==> flow/design.v <==
module life16(
    input clk,
    input load,
    input [255:0] data,
    output reg [255:0] q);
reg [3:0] sum;    
always @(posedge clk) begin
    if (load) begin q <= data; end
    else begin
        for (integer count = 0 ; count < 256 ; count++) begin
        if (count == 0) begin
            sum = q[1] + q[15] + q[16] + q[17] + q[31] + q[240] + q[241] +  q[255]; 
        end else if (count == 15) begin
            sum = q[14] + q[16] + q[0] + q[31] + q[240] + q[254] + q[30]  + q[255];
        end else if (count == 240) begin
            sum = q[0] + q[1] + q[15] + q[239] + q[241] + q[224] + q[225] + q[255];
        end else if (count == 255) begin
            sum = q[0] + q[14] +  q[15] + q[224] + q[238] + q[240] + q[239] + q[254];
        end else if (count > 0 && count < 15) begin
            sum = q[count -1] + q[count +1] + q[count +16] + q[count +15] + q[count +17] + q[count + 240] + q[count +239] + q[count +241];
        end else if (count % 16 == 0) begin 
            sum = q[count -1] + q[count +1] + q[count +15] + q[count +16] + q[count +17] + q[count -15] + q[count -16] + q[count +31];
        end else if (count % 16 == 15)  begin
            sum = q[count -1] + q[count +1] + q[count +15] + q[count -15]  + q[count +16] + q[count -16] + q[count -17]  + q[count -31];
        end else if (count > 240 && count < 255) begin
            sum = q[count -1] + q[count +1] + q[count - 15] + q[count - 16] + q[count - 17] + q[count - 240] + q[count - 241] + q[count - 239];
        end else begin
            sum = q[count -1] + q[count +1] + q[count -15] + q[count -16]  + q[count -17] + q[count +15] + q[count +16] + q[count +17];
        end
        if ((sum == 0 || sum == 1) || (sum >= 4)) begin
         	q[count] <= 0;
    	end else if (sum == 3) begin
         	q[count] <= 1;
    	end
    end
    end
end
endmodule
## From RTL to reports: life16

What the tools print for life16, step after step.
Lines are those of the file above, counted from 1.
Library cell names are shortened.
The mark -- stands for no value.

| set-up | value |
|---|---|
| design top | life16 |
| clock input | clk |
| library | sky130hd |
| timing corner | tt_025C_1v80 |

## Word-level counts

Counts by Yosys on the flattened word-level netlist (proc, flatten, opt, wreduce; memories kept). Register bits leave out memories and registers merged into their read ports (data or address). Print and check cells are left out. Cells with the same type and inputs are merged into one.

| cells by class | value |
|---|---|
| add/subtract/negate cells | 1792 |
| order comparisons | 256 |
| equal/unequal tests | 512 |
| mux-type cells | 1024 |
| reduce/logical cells | 1024 |

Operators by type and width:

| kind | number |
|---|---|
| 4-bit by 1-bit adder with 4-bit output | 1024 |
| 3-bit by 1-bit adder with 4-bit output | 256 |
| 4-bit by 1-bit == test with 1-bit output with constant B | 256 |
| 4-bit by 2-bit == test with 1-bit output with constant B | 256 |
| 4-bit by 3-bit greater-or-equal comparator with 1-bit output with constant B | 256 |
| 4-bit zero test | 256 |
| 4-bit two-way mux | 256 |
| 2-bit by 1-bit adder with 3-bit output | 256 |
| 3-bit nonzero test | 256 |
| 1-bit two-way mux | 768 |
| 1-bit by 1-bit adder with 2-bit output | 256 |
| 1-bit logical OR | 512 |

| bit counts | value |
|---|---|
| register bits after elaboration | 256 |
| input bits | 258 |
| output and inout bits | 256 |
| word-level cells | 4864 |

## Depth

Yosys ltp: most cells in a row. Word level: on the elaborated netlist, between registers, memories and ports. Mapped: between sequential cells and ports; inverters and the memories' decode and read muxes count.

| logic depth | value |
|---|---|
| depth in word-level cells | 13 |
| ABC_AREA | 0 |
| mapped depth | 11 |
| mapped depth without buffers | 11 |

## Mapped cells and area

Source: synth_stat.txt of the flow (Yosys; design flattened, memories mapped). It holds for the ABC_AREA given above (unset counts as 0); a run with the other value may have another netlist.
The area totals of this step are shown rounded.

Cell types:

| type | number | area in all (µm²) |
|---|---|---|
| fa_1 | 1023 | 2.05E+04 |
| ha_1 | 768 | 9.61E+03 |
| edfxtp_1 | 256 | 7.69E+03 |
| inv_1 | 2047 | 7.68E+03 |
| mux2i_1 | 256 | 2.56E+03 |
| nor4b_1 | 256 | 2242.15 |
| nor3b_1 | 250 | 1876.8 |
| or3_1 | 256 | 1.6E+03 |
| a21oi_1 | 250 | 1251.2 |
| nand2_1 | 256 | 960.922 |
| buf_6 | 45 | 506.736 |
| buf_4 | 7 | 52.55 |
| a22oi_1 | 6 | 45.043 |
| nor2_1 | 6 | 22.522 |
| clkbuf_1 | 5 | 18.768 |

| mapped netlist | value |
|---|---|
| cell count | 5687 |
| mapped area | 0.057 mm² |
| sequential area | 0.0077 mm² |
| mapped flip-flops | 256 |
| buffer cells | 57 |

## Path before layout

Path of least setup slack by OpenSTA after synthesis, without wires, with an ideal clock, recovery checks aside; 20% of the period is set as input and as output delay. Where synthesis merged equal registers, the netlist keeps one of their names.

| path after synthesis | value |
|---|---|
| kind | register to register |
| start point | register q[33] |
| end point | register q[34] |
| clock period | 5.0 ns |
| library setup time | 0.254 ns |
| launch time at the first pin | 0.000 ns |
| arrival time | 3.587 ns |
| required time | 4.746 ns |
| setup slack | 1.159 ns |
| path delay | 3.841 ns |
| driving pins on the path | 12 |
| path buffers | 0 |
| period reached after synthesis | 3.841 ns |

"path delay" = arrival - input delay + setup time.
"driving pins on the path": output pins that drive a net of the path, with the launching flip-flop's if there is one; two outputs of one cell count as two.
"period reached after synthesis" = period - worst setup slack (recovery checks aside). The figure is calculated, with input and output delays left at 20% of the set period.
Between the ends stands the longest chain of elaborated cells between them, by number of cells; it is not shown to be the way that was timed. Of several equally long chains one is given.
A line is the first line of the expression or statement that the cell stems from. Yosys adds cells for indexed reads and writes and turns some case tables into memories.
A register here has more assigning lines than the two given.
Only ways into the end's enable, where the timed path ends, are counted here.

| on the way, after synthesis | value |
|---|---|
| cells stage by stage | edfxtp_1 -> inv_1 -> fa_1 -> fa_1 -> fa_1 -> inv_1 -> ha_1 -> inv_1 -> fa_1 -> nor4b_1 -> a22oi_1 -> or3_1 |
| cells in the longest elaborated chain | 12 |
| elaborated cells on any way between the ends | 15 |
| RTL lines with such cells | 4 |
| classes of those cells | 7 x add/sub; 1 x compare; 2 x eq/ne; 1 x mux; 4 x reduce/logical |

Ends and longest elaborated chain, after synthesis:

| what | RTL line | RTL |
|---|---|---|
| start: declaration | 5 | `output reg [255:0] q);` |
| start: assignment | 8 | `if (load) begin q <= data; end` |
| start: assignment | 31 | `q[count] <= 0;` |
| 1-bit by 1-bit adder with 2-bit output | 28 | `sum = q[count -1] + q[count +1] + q[count -15] + q[count -16]  + q[count -17] + q[count +15] + q[count +16] + ...` |
| 2-bit by 1-bit adder with 3-bit output | 28 |  |
| 3-bit by 1-bit adder with 4-bit output | 28 |  |
| 4-bit by 1-bit adder with 4-bit output (4 in a row) | 28 |  |
| 4-bit two-way mux | 8 |  |
| 4-bit zero test | 30 | `if ((sum == 0 \|\| sum == 1) \|\| (sum >= 4)) begin` |
| 1-bit logical OR (2 in a row) | 30 |  |
| 3-bit nonzero test | -- |  |
| end: assignment | 8 |  |
| end: assignment | 31 |  |
| end: declaration | 5 |  |

## Path in the finished layout

Path of least setup slack in the final report of job 1 (OpenROAD, finished layout, wires in). Where an end is a register, its clock arrival counts in the times.

| path after layout | value |
|---|---|
| kind | register to register |
| start point | register q[18] |
| end point | register q[19] |
| clock period | 4.76 ns |
| library setup time | 0.24 ns |
| launch time at the first pin | 0.62 ns |
| arrival time | 4.62 ns |
| required time | 5.14 ns |
| setup slack | 0.52 ns |
| driving pins on the path | 12 |
| path buffers | 0 |

Between the ends stands the longest chain of elaborated cells between them, by number of cells; it is not shown to be the way that was timed. Of several equally long chains one is given.
A register here has more assigning lines than the two given.
Only ways into the end's enable, where the timed path ends, are counted here.

| on the way, after layout | value |
|---|---|
| cells stage by stage | edfxtp_1 -> inv_1 -> fa_1 -> fa_1 -> fa_1 -> inv_1 -> ha_1 -> inv_1 -> fa_1 -> nor4b_1 -> a21oi_1 -> or3_1 |
| cells in the longest elaborated chain | 12 |
| elaborated cells on any way between the ends | 15 |
| RTL lines with such cells | 4 |
| classes of those cells | 7 x add/sub; 1 x compare; 2 x eq/ne; 1 x mux; 4 x reduce/logical |

Ends and longest elaborated chain, after layout:

| what | RTL line | RTL |
|---|---|---|
| start: declaration | 5 | `output reg [255:0] q);` |
| start: assignment | 8 | `if (load) begin q <= data; end` |
| start: assignment | 31 | `q[count] <= 0;` |
| 1-bit by 1-bit adder with 2-bit output | 28 | `sum = q[count -1] + q[count +1] + q[count -15] + q[count -16]  + q[count -17] + q[count +15] + q[count +16] + ...` |
| 2-bit by 1-bit adder with 3-bit output | 28 |  |
| 3-bit by 1-bit adder with 4-bit output | 28 |  |
| 4-bit by 1-bit adder with 4-bit output (4 in a row) | 28 |  |
| 4-bit two-way mux | 8 |  |
| 4-bit zero test | 30 | `if ((sum == 0 \|\| sum == 1) \|\| (sum >= 4)) begin` |
| 1-bit logical OR (2 in a row) | 30 |  |
| 3-bit nonzero test | -- |  |
| end: assignment | 8 |  |
| end: assignment | 31 |  |
| end: declaration | 5 |  |

Add stored flow runs of life16

Design life16 on sky130hd. What follows are 5 stored runs of the flow, each under its own settings; their order means nothing. The constraints put input and output delay at 20% of the set period each and load the outputs with 0.01 pF.
"period reached" is the run's clock period less its worst setup slack. It is reckoned from that one timing run; input and output delays stay at 20% of the period that was set.
By "time of the worst setup path" is meant the share of the clock period that the worst setup path is allowed (20% is reserved at inputs, 20% at outputs), minus its slack. Clock arrival times at its registers enter into it.
Measured values are rounded.
A setting shown as n/a is not set for that run.

| item | job 1 | job 2 | job 3 | job 4 | job 5 |
|---|---|---|---|---|---|
| CORE_MARGIN | 4 | 6 | 2 | 2 | 2 |
| CORE_UTILIZATION | 56 | 26 | 55 | 40 | 40 |
| GPL_ROUTABILITY_DRIVEN | 1 | n/a | n/a | n/a | n/a |
| PLACE_DENSITY | 0.61 | n/a | n/a | n/a | n/a |
| SETUP_SLACK_MARGIN | -0.44 | -0.07 | 1.01 | n/a | n/a |
| TNS_END_PERCENT | 90 | n/a | n/a | n/a | n/a |
| period_ns | 4.76 | 5.0 | 3.53 | 5.0 | 4.43 |
| CAP_MARGIN | 20 | 0 | 35 | 20 | 20 |
| SLEW_MARGIN | 20 | 15 | 0 | 20 | 20 |
| CELL_PAD_IN_SITES_DETAIL_PLACEMENT | n/a | 1 | n/a | n/a | n/a |
| CTS_CLUSTER_DIAMETER | n/a | 334 | n/a | n/a | n/a |
| GPL_TIMING_DRIVEN | n/a | 0 | 0 | n/a | n/a |
| HOLD_SLACK_MARGIN | n/a | 0.27 | n/a | n/a | n/a |
| MAX_ROUTING_LAYER | n/a | met5 | n/a | n/a | n/a |
| MIN_ROUTING_LAYER | n/a | met2 | n/a | n/a | n/a |
| CELL_PAD_IN_SITES_GLOBAL_PLACEMENT | n/a | n/a | 0 | n/a | n/a |
| CTS_CLUSTER_SIZE | n/a | n/a | 34 | n/a | n/a |
| PLACE_DENSITY_LB_ADDON | n/a | n/a | 0.28 | n/a | n/a |
| worst setup slack after layout (ns) | 0.52 | 0.18 | -0.48 | 0.63 | 0.29 |
| time of the worst setup path (ns) | 4.24 | 4.82 | 4.01 | 4.37 | 4.14 |
| type of the worst setup path | register to register | register to register | register to register | register to register | register to register |
| period reached (ns) | 4.235 | 4.817 | 4.010 | 4.372 | 4.145 |
| die outline area (mm²) | 0.11 | 0.23 | 0.11 | 0.14 | 0.14 |
| post-synthesis cell area (mm²) | 0.057 | 0.057 | 0.057 | 0.057 | 0.057 |
| final setup TNS (ns) | 0.000 | 0.000 | -72 | 0.000 | 0.000 |
| standard-cell area after routing (mm²) | 0.066 | 0.067 | 0.074 | 0.066 | 0.067 |
| utilization (%) | 65 | 31 | 73 | 47 | 48 |
| worst hold slack in the final report (ns) | 0.72 | 0.75 | 0.73 | 0.72 | 0.74 |
